==> flow/design.v <==
module axi_gpio
#(
    parameter C_ALL_INPUTS        = 0,             
    parameter C_ALL_OUTPUTS       = 0,             
    parameter C_GPIO_WIDTH        = 32,            
    parameter C_DOUT_DEFAULT      = 32'h00000000,  
    parameter C_TRI_DEFAULT       = 32'hFFFFFFFF,  
    parameter C_IS_DUAL           = 0,             
    parameter C_ALL_INPUTS_2      = 0,             
    parameter C_ALL_OUTPUTS_2     = 0,             
    parameter C_GPIO2_WIDTH       = 32,            
    parameter C_DOUT_DEFAULT_2    = 32'h00000000,  
    parameter C_TRI_DEFAULT_2     = 32'hFFFFFFFF,  
    parameter C_INTERRUPT_PRESENT = 0              
)
(
    input  logic        ACLK,                     
    input  logic        ARESETn,                  
    input  logic  [8:0] s_axi_AWADDR,             
    input  logic        s_axi_AWVALID,            
    output logic        s_axi_AWREADY,            
    input  logic [31:0] s_axi_WDATA,              
    input  logic  [3:0] s_axi_WSTRB,              
    input  logic        s_axi_WVALID,             
    output logic        s_axi_WREADY,             
    output logic  [1:0] s_axi_BRESP,              
    output logic        s_axi_BVALID,             
    input  logic        s_axi_BREADY,             
    input  logic  [8:0] s_axi_ARADDR,             
    input  logic        s_axi_ARVALID,            
    output logic        s_axi_ARREADY,            
    output logic [31:0] s_axi_RDATA,              
    output logic  [1:0] s_axi_RRESP,              
    output logic        s_axi_RVALID,             
    input  logic        s_axi_RREADY,             
    output logic ip2intc_irpt,                    
    input  logic  [C_GPIO_WIDTH-1:0] gpio_io_i,   
    output logic  [C_GPIO_WIDTH-1:0] gpio_io_o,   
    output logic  [C_GPIO_WIDTH-1:0] gpio_io_t,   
    input  logic [C_GPIO2_WIDTH-1:0] gpio2_io_i,  
    output logic [C_GPIO2_WIDTH-1:0] gpio2_io_o,  
    output logic [C_GPIO2_WIDTH-1:0] gpio2_io_t   
);
localparam REG_GPIO_IO       = 9'h000;  
localparam REG_GPIO_IO_T     = 9'h004;  
localparam REG_GPIO2_IO      = 9'h008;  
localparam REG_GPIO2_IO_T    = 9'h00C;  
localparam REG_GLOBAL_INT_EN = 9'h11C;  
localparam REG_IP_INT_EN     = 9'h120;  
localparam REG_IP_INT_STATUS = 9'h128;  
localparam GPIO_IO_HIGH_0  = (C_GPIO_WIDTH >  8) ?  7 : C_GPIO_WIDTH-1;
localparam GPIO_IO_HIGH_1  = (C_GPIO_WIDTH > 16) ? 15 : C_GPIO_WIDTH-1;
localparam GPIO_IO_HIGH_2  = (C_GPIO_WIDTH > 24) ? 23 : C_GPIO_WIDTH-1;
localparam GPIO_IO_HIGH_3  = (C_GPIO_WIDTH > 32) ? 31 : C_GPIO_WIDTH-1;
localparam GPIO2_IO_HIGH_0 = (C_GPIO2_WIDTH >  8) ?  7 : C_GPIO2_WIDTH-1;
localparam GPIO2_IO_HIGH_1 = (C_GPIO2_WIDTH > 16) ? 15 : C_GPIO2_WIDTH-1;
localparam GPIO2_IO_HIGH_2 = (C_GPIO2_WIDTH > 24) ? 23 : C_GPIO2_WIDTH-1;
localparam GPIO2_IO_HIGH_3 = (C_GPIO2_WIDTH > 32) ? 31 : C_GPIO2_WIDTH-1;
logic [8:0] awaddr;
logic [8:0] araddr;
logic [C_GPIO_WIDTH-1:0]  gpio_io_i_reg;
logic [C_GPIO2_WIDTH-1:0] gpio2_io_i_reg;
logic [C_GPIO_WIDTH-1:0]  gpio_io_i_reg2;
logic [C_GPIO2_WIDTH-1:0] gpio2_io_i_reg2;
logic global_int_en;
logic [1:0] ip_int_en;
logic [1:0] ip_int_status;
logic clk;
logic rst;  
logic write_strobe;
logic read_strobe;
logic wr_reg_gpio_io;
logic wr_reg_gpio_io_t;
logic wr_reg_gpio2_io;
logic wr_reg_gpio2_io_t;
logic wr_reg_global_int_en;
logic wr_reg_ip_int_en;
logic wr_reg_ip_int_status;
assign clk = ACLK;
always_ff @(posedge clk) begin
    rst <= ~ARESETn;
end
assign write_strobe = s_axi_AWVALID && s_axi_WVALID && !s_axi_BVALID;
assign awaddr = {s_axi_AWADDR[8:2], 2'b00};
assign wr_reg_gpio_io       = (awaddr == REG_GPIO_IO      );
assign wr_reg_gpio_io_t     = (awaddr == REG_GPIO_IO_T    );
assign wr_reg_gpio2_io      = (awaddr == REG_GPIO2_IO     );
assign wr_reg_gpio2_io_t    = (awaddr == REG_GPIO2_IO_T   );
assign wr_reg_global_int_en = (awaddr == REG_GLOBAL_INT_EN);
assign wr_reg_ip_int_en     = (awaddr == REG_IP_INT_EN    );
assign wr_reg_ip_int_status = (awaddr == REG_IP_INT_STATUS);
assign s_axi_BRESP = 2'b00;  
generate
if (!C_ALL_INPUTS) begin
    if (C_GPIO_WIDTH > 0) begin
        always_ff @(posedge clk) begin
            if (rst)
                gpio_io_o[GPIO_IO_HIGH_0:0] <= C_DOUT_DEFAULT[GPIO_IO_HIGH_0:0];
            else if (write_strobe && wr_reg_gpio_io && s_axi_WSTRB[0])
                gpio_io_o[GPIO_IO_HIGH_0:0] <= s_axi_WDATA[GPIO_IO_HIGH_0:0];
        end
    end
    if (C_GPIO_WIDTH > 8) begin
        always_ff @(posedge clk) begin
            if (rst)
                gpio_io_o[GPIO_IO_HIGH_1:8] <= C_DOUT_DEFAULT[GPIO_IO_HIGH_1:8];
            else if (write_strobe && wr_reg_gpio_io && s_axi_WSTRB[1])
                gpio_io_o[GPIO_IO_HIGH_1:8] <= s_axi_WDATA[GPIO_IO_HIGH_1:8];
        end
    end
    if (C_GPIO_WIDTH > 16) begin
        always_ff @(posedge clk) begin
            if (rst)
                gpio_io_o[GPIO_IO_HIGH_2:16] <= C_DOUT_DEFAULT[GPIO_IO_HIGH_2:16];
            else if (write_strobe && wr_reg_gpio_io && s_axi_WSTRB[2])
                gpio_io_o[GPIO_IO_HIGH_2:16] <= s_axi_WDATA[GPIO_IO_HIGH_2:16];
        end
    end
    if (C_GPIO_WIDTH > 24) begin
        always_ff @(posedge clk) begin
            if (rst)
                gpio_io_o[GPIO_IO_HIGH_3:24] <= C_DOUT_DEFAULT[GPIO_IO_HIGH_3:24];
            else if (write_strobe && wr_reg_gpio_io && s_axi_WSTRB[3])
                gpio_io_o[GPIO_IO_HIGH_3:24] <= s_axi_WDATA[GPIO_IO_HIGH_3:24];
        end
    end
end
else begin
    assign gpio_io_o = C_DOUT_DEFAULT;
end
if (!C_ALL_INPUTS && !C_ALL_OUTPUTS) begin
    if (C_GPIO_WIDTH > 0) begin
        always_ff @(posedge clk) begin
            if (rst)
                gpio_io_t[GPIO_IO_HIGH_0:0] <= C_DOUT_DEFAULT[GPIO_IO_HIGH_0:0];
            else if (write_strobe && wr_reg_gpio_io_t && s_axi_WSTRB[0])
                gpio_io_t[GPIO_IO_HIGH_0:0] <= s_axi_WDATA[GPIO_IO_HIGH_0:0];
        end
    end
    if (C_GPIO_WIDTH > 8) begin
        always_ff @(posedge clk) begin
            if (rst)
                gpio_io_t[GPIO_IO_HIGH_1:8] <= C_DOUT_DEFAULT[GPIO_IO_HIGH_1:8];
            else if (write_strobe && wr_reg_gpio_io_t && s_axi_WSTRB[1])
                gpio_io_t[GPIO_IO_HIGH_1:8] <= s_axi_WDATA[GPIO_IO_HIGH_1:8];
        end
    end
    if (C_GPIO_WIDTH > 16) begin
        always_ff @(posedge clk) begin
            if (rst)
                gpio_io_t[GPIO_IO_HIGH_2:16] <= C_DOUT_DEFAULT[GPIO_IO_HIGH_2:16];
            else if (write_strobe && wr_reg_gpio_io_t && s_axi_WSTRB[2])
                gpio_io_t[GPIO_IO_HIGH_2:16] <= s_axi_WDATA[GPIO_IO_HIGH_2:16];
        end
    end
    if (C_GPIO_WIDTH > 24) begin
        always_ff @(posedge clk) begin
            if (rst)
                gpio_io_t[GPIO_IO_HIGH_3:24] <= C_DOUT_DEFAULT[GPIO_IO_HIGH_3:24];
            else if (write_strobe && wr_reg_gpio_io_t && s_axi_WSTRB[3])
                gpio_io_t[GPIO_IO_HIGH_3:24] <= s_axi_WDATA[GPIO_IO_HIGH_3:24];
        end
    end
end
else begin
    assign gpio_io_t = C_TRI_DEFAULT;
end
if (C_IS_DUAL && !C_ALL_INPUTS_2) begin
    if (C_GPIO2_WIDTH > 0) begin
        always_ff @(posedge clk) begin
            if (rst)
                gpio2_io_o[GPIO2_IO_HIGH_0:0] <= C_DOUT_DEFAULT[GPIO2_IO_HIGH_0:0];
            else if (write_strobe && wr_reg_gpio2_io && s_axi_WSTRB[0])
                gpio2_io_o[GPIO2_IO_HIGH_0:0] <= s_axi_WDATA[GPIO2_IO_HIGH_0:0];
        end
    end
    if (C_GPIO2_WIDTH > 8) begin
        always_ff @(posedge clk) begin
            if (rst)
                gpio2_io_o[GPIO2_IO_HIGH_1:8] <= C_DOUT_DEFAULT[GPIO2_IO_HIGH_1:8];
            else if (write_strobe && wr_reg_gpio2_io && s_axi_WSTRB[1])
                gpio2_io_o[GPIO2_IO_HIGH_1:8] <= s_axi_WDATA[GPIO2_IO_HIGH_1:8];
        end
    end
    if (C_GPIO2_WIDTH > 16) begin
        always_ff @(posedge clk) begin
            if (rst)
                gpio2_io_o[GPIO2_IO_HIGH_2:16] <= C_DOUT_DEFAULT[GPIO2_IO_HIGH_2:16];
            else if (write_strobe && wr_reg_gpio2_io && s_axi_WSTRB[2])
                gpio2_io_o[GPIO2_IO_HIGH_2:16] <= s_axi_WDATA[GPIO2_IO_HIGH_2:16];
        end
    end
    if (C_GPIO2_WIDTH > 24) begin
        always_ff @(posedge clk) begin
            if (rst)
                gpio2_io_o[GPIO2_IO_HIGH_3:24] <= C_DOUT_DEFAULT[GPIO2_IO_HIGH_3:24];
            else if (write_strobe && wr_reg_gpio2_io && s_axi_WSTRB[3])
                gpio2_io_o[GPIO2_IO_HIGH_3:24] <= s_axi_WDATA[GPIO2_IO_HIGH_3:24];
        end
    end
end
else begin
    assign gpio2_io_o = C_DOUT_DEFAULT_2;
end
if (C_IS_DUAL && !C_ALL_INPUTS_2 && !C_ALL_OUTPUTS_2) begin
    if (C_GPIO2_WIDTH > 0) begin
        always_ff @(posedge clk) begin
            if (rst)
                gpio2_io_t[GPIO2_IO_HIGH_0:0] <= C_DOUT_DEFAULT[GPIO2_IO_HIGH_0:0];
            else if (write_strobe && wr_reg_gpio2_io_t && s_axi_WSTRB[0])
                gpio2_io_t[GPIO2_IO_HIGH_0:0] <= s_axi_WDATA[GPIO2_IO_HIGH_0:0];
        end
    end
    if (C_GPIO2_WIDTH > 8) begin
        always_ff @(posedge clk) begin
            if (rst)
                gpio2_io_t[GPIO2_IO_HIGH_1:8] <= C_DOUT_DEFAULT[GPIO2_IO_HIGH_1:8];
            else if (write_strobe && wr_reg_gpio2_io_t && s_axi_WSTRB[1])
                gpio2_io_t[GPIO2_IO_HIGH_1:8] <= s_axi_WDATA[GPIO2_IO_HIGH_1:8];
        end
    end
    if (C_GPIO2_WIDTH > 16) begin
        always_ff @(posedge clk) begin
            if (rst)
                gpio2_io_t[GPIO2_IO_HIGH_2:16] <= C_DOUT_DEFAULT[GPIO2_IO_HIGH_2:16];
            else if (write_strobe && wr_reg_gpio2_io_t && s_axi_WSTRB[2])
                gpio2_io_t[GPIO2_IO_HIGH_2:16] <= s_axi_WDATA[GPIO2_IO_HIGH_2:16];
        end
    end
    if (C_GPIO2_WIDTH > 24) begin
        always_ff @(posedge clk) begin
            if (rst)
                gpio2_io_t[GPIO2_IO_HIGH_3:24] <= C_DOUT_DEFAULT[GPIO2_IO_HIGH_3:24];
            else if (write_strobe && wr_reg_gpio2_io_t && s_axi_WSTRB[3])
                gpio2_io_t[GPIO2_IO_HIGH_3:24] <= s_axi_WDATA[GPIO2_IO_HIGH_3:24];
        end
    end
end
else begin
    assign gpio2_io_t = C_TRI_DEFAULT;
end
if (C_INTERRUPT_PRESENT) begin
    always_ff @(posedge clk) begin
        if (rst) begin
            global_int_en <= 1'b0;
            ip_int_en <= 2'b00;
        end
        else if (write_strobe) begin
            if (wr_reg_global_int_en && s_axi_WSTRB[3]) global_int_en <= s_axi_WDATA[31];
            if (wr_reg_ip_int_en && s_axi_WSTRB[0]) ip_int_en <= s_axi_WDATA[1:0];
        end
    end
end
else begin
    assign global_int_en = 1'b0;
    assign ip_int_en = 2'b00;
end
endgenerate
always_ff @(posedge clk) begin
    if (rst) begin
        s_axi_AWREADY <= 1'b0;
        s_axi_WREADY  <= 1'b0;
        s_axi_BVALID  <= 1'b0;
    end
    else begin
        s_axi_AWREADY <= write_strobe;
        s_axi_WREADY  <= write_strobe;
        if (write_strobe) begin
            s_axi_BVALID  <= 1'b1;
        end
        else if (s_axi_BVALID) begin
            s_axi_BVALID  <= ~s_axi_BREADY;
        end
    end
end
generate
if (!C_ALL_OUTPUTS) begin
    always_ff @(posedge clk) begin
        gpio_io_i_reg  <= gpio_io_i;
    end
end
else begin
    assign gpio_io_i_reg = '0;
end
if (C_IS_DUAL && !C_ALL_OUTPUTS_2) begin
    always_ff @(posedge clk) begin
        gpio2_io_i_reg <= gpio2_io_i;
    end
end
else begin
    assign gpio2_io_i_reg = '0;
end
endgenerate
generate
if (C_INTERRUPT_PRESENT) begin
    always_ff @(posedge clk) begin
        if (rst) begin
            gpio_io_i_reg2  <= '0;
            gpio2_io_i_reg2 <= '0;
            ip_int_status   <= '0;
            ip2intc_irpt    <= 1'b0;
        end
        else begin
            gpio_io_i_reg2  <= gpio_io_i_reg;
            if (gpio_io_i_reg != gpio_io_i_reg2) begin
                ip_int_status[0] <= 1'b1;
            end
            else if (write_strobe && wr_reg_ip_int_status && s_axi_WSTRB[0]) begin
                ip_int_status[0] <= s_axi_WDATA[0] ^ ip_int_status[0];
            end
            gpio2_io_i_reg2 <= gpio2_io_i_reg;
            if (gpio2_io_i_reg != gpio2_io_i_reg2) begin
                ip_int_status[1] <= 1'b1;
            end
            else if (write_strobe && wr_reg_ip_int_status && s_axi_WSTRB[0]) begin
                ip_int_status[1] <= s_axi_WDATA[1] ^ ip_int_status[1];
            end
            ip2intc_irpt <= |ip_int_status[1:0];
        end
    end
end
else begin
    assign ip2intc_irpt = 1'b0;
    assign ip_int_status = 2'b00;
    assign gpio_io_i_reg2 = '0;
    assign gpio2_io_i_reg2 = '0;
end
endgenerate
assign read_strobe = s_axi_ARVALID && !s_axi_RVALID;
assign s_axi_RRESP = 2'b00;  
assign araddr = {s_axi_ARADDR[8:2],2'b00};
always_ff @(posedge clk) begin
    if (rst) begin
        s_axi_ARREADY <= '0;
        s_axi_RDATA   <= '0;
        s_axi_RVALID  <= '0;
    end
    else begin
        s_axi_ARREADY <= read_strobe;
        if (read_strobe) begin
            s_axi_RDATA <= 32'd0;  
            unique case (araddr)
                REG_GPIO_IO       : s_axi_RDATA <= gpio_io_i_reg;           
                REG_GPIO_IO_T     : s_axi_RDATA <= gpio_io_t;               
                REG_GPIO2_IO      : s_axi_RDATA <= gpio2_io_i_reg;          
                REG_GPIO2_IO_T    : s_axi_RDATA <= gpio2_io_t;              
                REG_GLOBAL_INT_EN : s_axi_RDATA <= {global_int_en, 30'd0};  
                REG_IP_INT_EN     : s_axi_RDATA <= {30'd0, ip_int_en};      
                REG_IP_INT_STATUS : s_axi_RDATA <= {30'd0, ip_int_status};  
                default : s_axi_RDATA <= 32'd0;          
            endcase
        end
        if (read_strobe) begin
            s_axi_RVALID <= 1'b1;
        end
        else if (s_axi_RVALID) begin
            s_axi_RVALID <= ~s_axi_RREADY;
        end
    end
end
endmodule
module axi_gpio_expanded
#(
    parameter C_ALL_INPUTS        = 0,             
    parameter C_ALL_OUTPUTS       = 0,             
    parameter C_GPIO_WIDTH        = 32,            
    parameter C_DOUT_DEFAULT      = 32'h00000000,  
    parameter C_TRI_DEFAULT       = 32'hFFFFFFFF,  
    parameter C_IS_DUAL           = 1,             
    parameter C_ALL_INPUTS_2      = 0,             
    parameter C_ALL_OUTPUTS_2     = 0,             
    parameter C_GPIO2_WIDTH       = 32,            
    parameter C_DOUT_DEFAULT_2    = 32'h00000000,  
    parameter C_TRI_DEFAULT_2     = 32'hFFFFFFFF,  
    parameter C_INTERRUPT_PRESENT = 1              
)
(
    input logic ACLK,     
    input logic ARESETn,  
    input  logic              [8:2] AWADDR,    
    input  logic              [2:0] AWPROT,    
    input  logic                    AWVALID,   
    output logic                    AWREADY,   
    input  logic             [31:0] WDATA,   
    input  logic              [3:0] WSTRB,   
    input  logic                    WVALID,  
    output logic                    WREADY,  
    output logic              [1:0] BRESP,   
    output logic                    BVALID,  
    input  logic                    BREADY,  
    input  logic              [8:2] ARADDR,    
    input  logic              [2:0] ARPROT,    
    input  logic                    ARVALID,   
    output logic                    ARREADY,   
    output logic             [31:0] RDATA,   
    output logic              [1:0] RRESP,   
    output logic                    RVALID,  
    input  logic                    RREADY,  
    output logic ip2intc_irpt,                    
    input  logic  [C_GPIO_WIDTH-1:0] gpio_io_i,   
    output logic  [C_GPIO_WIDTH-1:0] gpio_io_o,   
    output logic  [C_GPIO_WIDTH-1:0] gpio_io_t,   
    input  logic [C_GPIO2_WIDTH-1:0] gpio2_io_i,  
    output logic [C_GPIO2_WIDTH-1:0] gpio2_io_o,  
    output logic [C_GPIO2_WIDTH-1:0] gpio2_io_t   
);
   axi_gpio #(.C_ALL_INPUTS(C_ALL_INPUTS),
              .C_ALL_OUTPUTS(C_ALL_OUTPUTS),
              .C_GPIO_WIDTH(C_GPIO_WIDTH),
              .C_DOUT_DEFAULT(C_DOUT_DEFAULT),
              .C_TRI_DEFAULT(C_TRI_DEFAULT),
              .C_IS_DUAL(C_IS_DUAL),
              .C_ALL_INPUTS_2(C_ALL_INPUTS_2),
              .C_ALL_OUTPUTS_2(C_ALL_OUTPUTS_2),
              .C_GPIO2_WIDTH(C_GPIO2_WIDTH),
              .C_DOUT_DEFAULT_2(C_DOUT_DEFAULT_2),
              .C_TRI_DEFAULT_2(C_TRI_DEFAULT_2),
              .C_INTERRUPT_PRESENT(C_INTERRUPT_PRESENT))
     gpio(.ACLK(ACLK), .ARESETn(ARESETn),
          .s_axi_AWADDR({AWADDR, 2'b00}), .s_axi_AWVALID(AWVALID), .s_axi_AWREADY(AWREADY),
          .s_axi_WDATA(WDATA), .s_axi_WSTRB(WSTRB), .s_axi_WVALID(WVALID), .s_axi_WREADY(WREADY),
          .s_axi_BRESP(BRESP), .s_axi_BVALID(BVALID), .s_axi_BREADY(BREADY),
          .s_axi_ARADDR({ARADDR, 2'b00}), .s_axi_ARVALID(ARVALID), .s_axi_ARREADY(ARREADY),
          .s_axi_RDATA(RDATA), .s_axi_RRESP(RRESP), .s_axi_RVALID(RVALID), .s_axi_RREADY(RREADY),
          .ip2intc_irpt(ip2intc_irpt),
          .gpio_io_i(gpio_io_i), .gpio_io_o(gpio_io_o), .gpio_io_t(gpio_io_t),
          .gpio2_io_i(gpio2_io_i), .gpio2_io_o(gpio2_io_o), .gpio2_io_t(gpio2_io_t));
endmodule
From RTL to reports: axi_gpio_expanded. The steps from the RTL of axi_gpio_expanded to its reports follow in flow order. Lines are those of the file above, counted from 1. Operators carry their Yosys type and port widths (W data, S select, Z words). Library cell names are shortened. A cell with n/a has no value.

Top module: axi_gpio_expanded. Clock input: ACLK. Cell library: sky130hd. Corner: tt_025C_1v80.

Word level. Yosys after proc, flatten, opt, wreduce and memory -nomap, before mapping. Memory bits, and registers merged into a memory's read port (data or address), are not among the register bits. Print and check cells are not counted. Equal cells are merged and count once.

The figure for muxes and demuxes is 9. The entry for bitwise operators reads 5. For eq/ne operators the number is 14. Under reductions and logical operators stands 36.

Operator list (count): $pmux W32 S7 (1); $ne A32 B32 Y1 (2); $eq A7 B7 Y1 const B (6); $eq A7 B2 Y1 const B (4); $logic_and A1 B1 Y1 (27); $logic_not A9 Y1 (2); $eq A7 B1 Y1 const B (2); $mux W1 (8); $reduce_and A2 Y1 (2); $reduce_bool A2 Y1 (2); $not A1 Y1 (3); $xor A1 B1 Y1 (2); $logic_not A1 Y1 (2); $reduce_or A2 Y1 (1).

The entry for word-level cells reads 95. The entry for output and inout port bits reads 170. The figure for bits of input ports is 127. Register bits after elaboration: 299.

Logic depth. Yosys ltp: most cells in a row. Word level: on the elaborated netlist, between registers, memories and ports. Mapped: between sequential cells and ports; inverters and the memories' decode and read muxes count.

The figure for depth in word-level cells is 6. The figure for ABC_AREA is 0. The entry for mapped depth reads 7. The figure for gate-level depth less buffers is 5.

After synthesis. Yosys stat after the flow's synthesis: flattened, memories mapped to cells. It holds for the ABC_AREA given above (unset counts as 0); a run with the other value may have another netlist.

Buffer cells: 62. Under synthesis area stands 10607.7 µm². For standard cells after synthesis the number is 1070. The entry for flip-flop cells reads 299. The figure for sequential part of the area is 5985.7 µm².

Cell types (count): dfxtp_1 (299); nand2_1 (270); mux4_2 (31); a21oi_1 (135); xnor2_1 (66); nor2b_1 (66); a22o_1 (22); clkbuf_1 (36); and3_1 (18); nand3_2 (10); nand4_1 (16); buf_2 (19); o21ai_0 (12); mux2i_1 (5); buf_4 (6); nor2_1 (12); inv_1 (10); nand3_1 (7).

Not listed: further types 19, cells in them 30. By module: a second synthesis without flattening, with its own total; a netlist apart from the flattened one above.

The entry for cell total of the unflattened synthesis reads 930. Under area total of the unflattened synthesis stands 11011.8 µm².

Each row is one instance without its submodules.

By module: axi_gpio (seq. area 5985.7 µm², times used 1, area 11008.1 µm², cells 929); axi_gpio_expanded (seq. area 0.0 µm², times used 1, area 3.8 µm², cells 1).

Path before layout. OpenSTA on the mapped netlist: ideal clock, no wires. The path of least setup slack (recovery checks aside). Input and output delay are each 20% of the period. Register names are those of the netlist, which keeps one name where synthesis merged equal registers.

Path kind: input -> register. From: input AWADDR[4]. To: register gpio.gpio_io_o[0]. Under path buffers stands 2. The entry for library setup time reads 0.132 ns. The figure for clock period is 5.0 ns. The entry for slack reads 2.536 ns. The entry for delay of the path reads 1.464 ns. Stages on the path: 7. Under required time stands 4.868 ns. Data arrival time: 2.332 ns. Under external input delay stands 1.000 ns. Under period reached after synthesis stands 2.464 ns.

"delay of the path" is the arrival time less input delay plus setup time. "stages on the path" counts driving pins, that of a launching flip-flop among them; a cell with two outputs on the path counts twice. "period reached after synthesis" = period - worst setup slack (recovery checks aside). The figure is calculated, with input and output delays left at 20% of the set period. Between the ends stands the longest chain of elaborated cells between them, by number of cells; it is not shown to be the way that was timed. Of several equally long chains one is given. Each line given opens the expression or statement behind the cell; cells for indexed reads and writes are added by Yosys, which also makes memories of some case tables.

Cells stage by stage: or3_1 -> nor4_2 -> buf_2 -> buf_4 -> nand3_2 -> nand2_1 -> a21oi_1. Under cells in the longest elaborated chain stands 3. The entry for elaborated cells on any way between the ends reads 3. Those cells by class: reduce/logical: 3.

Ends and longest elaborated chain, after synthesis: from (decl) (line 380) `input  logic              [8:2] AWADDR,`; $logic_not A9 Y1 (line 85) `assign wr_reg_gpio_io       = (awaddr == REG_GPIO_IO      );`; $logic_and A1 B1 Y1 (2 in a row) (line 99) `else if (write_strobe && wr_reg_gpio_io && s_axi_WSTRB[0])`; to (assign) (line 98) `gpio_io_o[GPIO_IO_HIGH_0:0] <= C_DOUT_DEFAULT[GPIO_IO_HIGH_0:0];`; to (assign) (line 100) `gpio_io_o[GPIO_IO_HIGH_0:0] <= s_axi_WDATA[GPIO_IO_HIGH_0:0];`; to (decl) (line 38) `output logic  [C_GPIO_WIDTH-1:0] gpio_io_o,`.

Timing after layout. From the final timing report of flow run 1: the path of least setup slack in the routed layout; clock arrival at registers is part of the times.

Path kind: input -> register. From: input WVALID. To: register gpio.ip_int_status[0]. Under path buffers stands 1. Stages on the path: 6. Under external input delay stands 1.00 ns. The entry for library setup time reads 0.16 ns. The figure for clock period is 5.0 ns. Data arrival time: 3.22 ns. Under required time stands 5.35 ns. The entry for slack reads 2.13 ns.

Between the ends stands the longest chain of elaborated cells between them, by number of cells; it is not shown to be the way that was timed. Of several equally long chains one is given. At most two assigning lines are given for a register; there are more.

Cells stage by stage: clkdlybuf4s50_1 -> nand3b_4 -> or4b_4 -> nor4b_1 -> xnor2_1 -> a31oi_1. Under cells in the longest elaborated chain stands 6. The entry for elaborated cells on any way between the ends reads 7. Those cells by class: mux: 2; reduce/logical: 5.

Ends and longest elaborated chain, after layout: from (decl) (line 386) `input  logic                    WVALID,`; $logic_and A1 B1 Y1 (2 in a row) (line 83) `assign write_strobe = s_axi_AWVALID && s_axi_WVALID && !s_axi_BVALID;`; $logic_and A1 B1 Y1 (2 in a row) (line 308) `else if (write_strobe && wr_reg_ip_int_status && s_axi_WSTRB[0]) begin`; $mux W1 (line 308); $mux W1 (line 305) `if (gpio_io_i_reg != gpio_io_i_reg2) begin`; to (assign) (line 306) `ip_int_status[0] <= 1'b1;`; to (assign) (line 309) `ip_int_status[0] <= s_axi_WDATA[0] ^ ip_int_status[0];`; to (decl) (line 67) `logic [1:0] ip_int_status;`.

Add stored flow runs of axi_gpio_expanded

Stored flow runs of axi_gpio_expanded (3 of them; Yosys, OpenROAD, sky130hd). They differ in their settings and are not a sequence. Constraints: input delay and output delay 20% of the set period each, output load 0.01 pF. By "achieved period" is meant the clock period of the run minus its worst setup slack. This is arithmetic on one report: input and output delays are still those of the set period (20% each). By "worst path time" is meant the share of the clock period that the worst setup path is allowed (20% is reserved at inputs, 20% at outputs), minus its slack. Clock arrival times at its registers enter into it. "power": no workload was simulated; the value follows from the tool's default switching activity.

Files of flow run 1:
==> flow/run.sh <==
#!/bin/bash
# the make line also repeats the synthesis and layout settings of config.mk as NAME=value (left out here)
make -C /OpenROAD-flow-scripts/flow DESIGN_CONFIG=/design/flow/config.mk WORK_HOME=/design/flow/orfs CLKGATE_MAP_FILE= finish
==> flow/config.mk <==
export PLATFORM = sky130hd
export DESIGN_NAME = axi_gpio_expanded
export DESIGN_NICKNAME = axi_gpio_expanded
export VERILOG_FILES = /design/flow/design.v
export SDC_FILE = /design/flow/constraint.sdc
export NUM_CORES = 4
export LEC_CHECK = 0
export CAP_MARGIN = 20
export CORE_MARGIN = 2
export CORE_UTILIZATION = 40
export GPL_ROUTABILITY_DRIVEN = 0
export HOLD_SLACK_MARGIN = 0.2
export PLACE_DENSITY_LB_ADDON = 0.17
export SLEW_MARGIN = 20
==> flow/constraint.sdc <==
create_clock -name core_clock -period 5.0 [get_ports {ACLK}]
set_input_delay 1.0000 -clock core_clock [delete_from_list [all_inputs] [get_ports {ACLK}]]
set_output_delay 1.0000 -clock core_clock [all_outputs]
set_load 0.01 [all_outputs]

Results of flow run 1. For the worst hold slack in the final report the run shows 0.446 ns. The power is 5295 uW. The die outline area stands at 27837.3 µm². The post-layout utilization reads 0.569. For the post-synthesis cell area the run shows 10607.7 µm². The achieved period is 2.868 ns. The worst path time comes to 1.87 ns. Kind of the worst setup path: input -> register. The sum of negative setup slack is 0.000 ns. The standard-cell area after routing stands at 14833.0 µm². The setup slack of the critical path is 2.132 ns.

Files of flow run 2:
==> flow/run.sh <==
#!/bin/bash
# the make line also repeats the synthesis and layout settings of config.mk as NAME=value (left out here)
make -C /OpenROAD-flow-scripts/flow DESIGN_CONFIG=/design/flow/config.mk WORK_HOME=/design/flow/orfs CLKGATE_MAP_FILE= finish
==> flow/config.mk <==
export PLATFORM = sky130hd
export DESIGN_NAME = axi_gpio_expanded
export DESIGN_NICKNAME = axi_gpio_expanded
export VERILOG_FILES = /design/flow/design.v
export SDC_FILE = /design/flow/constraint.sdc
export NUM_CORES = 4
export LEC_CHECK = 0
export ABC_AREA = 1
export CAP_MARGIN = 20
export CORE_MARGIN = 2
export CORE_UTILIZATION = 23
export CTS_CLUSTER_DIAMETER = 263
export CTS_CLUSTER_SIZE = 19
export GPL_ROUTABILITY_DRIVEN = 0
export HOLD_SLACK_MARGIN = 0.2
export MAX_ROUTING_LAYER = met5
export PLACE_DENSITY_LB_ADDON = 0.17
export SLEW_MARGIN = 30
==> flow/constraint.sdc <==
create_clock -name core_clock -period 4.06 [get_ports {ACLK}]
set_input_delay 0.8120 -clock core_clock [delete_from_list [all_inputs] [get_ports {ACLK}]]
set_output_delay 0.8120 -clock core_clock [all_outputs]
set_load 0.01 [all_outputs]

Results of flow run 2. For the worst hold slack in the final report the run shows 0.447 ns. The power is 5343 uW. The die outline area stands at 51193.6 µm². The post-layout utilization reads 0.313. For the post-synthesis cell area the run shows 11362.1 µm². The achieved period is 2.540 ns. The worst path time comes to 1.73 ns. Kind of the worst setup path: input -> register. The sum of negative setup slack is 0.000 ns. The standard-cell area after routing stands at 15273.4 µm². The setup slack of the critical path is 1.520 ns.

Files of flow run 3:
==> flow/run.sh <==
#!/bin/bash
# the make line also repeats the synthesis and layout settings of config.mk as NAME=value (left out here)
make -C /OpenROAD-flow-scripts/flow DESIGN_CONFIG=/design/flow/config.mk WORK_HOME=/design/flow/orfs CLKGATE_MAP_FILE= finish
==> flow/config.mk <==
export PLATFORM = sky130hd
export DESIGN_NAME = axi_gpio_expanded
export DESIGN_NICKNAME = axi_gpio_expanded
export VERILOG_FILES = /design/flow/design.v
export SDC_FILE = /design/flow/constraint.sdc
export NUM_CORES = 4
export LEC_CHECK = 0
export CAP_MARGIN = 5
export CORE_MARGIN = 2
export CORE_UTILIZATION = 55
export PLACE_DENSITY_LB_ADDON = 0.21
export SLEW_MARGIN = 20
==> flow/constraint.sdc <==
create_clock -name core_clock -period 1.76 [get_ports {ACLK}]
set_input_delay 0.3520 -clock core_clock [delete_from_list [all_inputs] [get_ports {ACLK}]]
set_output_delay 0.3520 -clock core_clock [all_outputs]
set_load 0.01 [all_outputs]

Results of flow run 3. For the worst hold slack in the final report the run shows 0.243 ns. The power is 14052 uW. The die outline area stands at 20413.3 µm². The post-layout utilization reads 0.802. For the post-synthesis cell area the run shows 10607.7 µm². The achieved period is 1.753 ns. The worst path time comes to 1.75 ns. Kind of the worst setup path: register -> register. The sum of negative setup slack is 0.000 ns. The standard-cell area after routing stands at 15110.7 µm². The setup slack of the critical path is 0.007 ns.
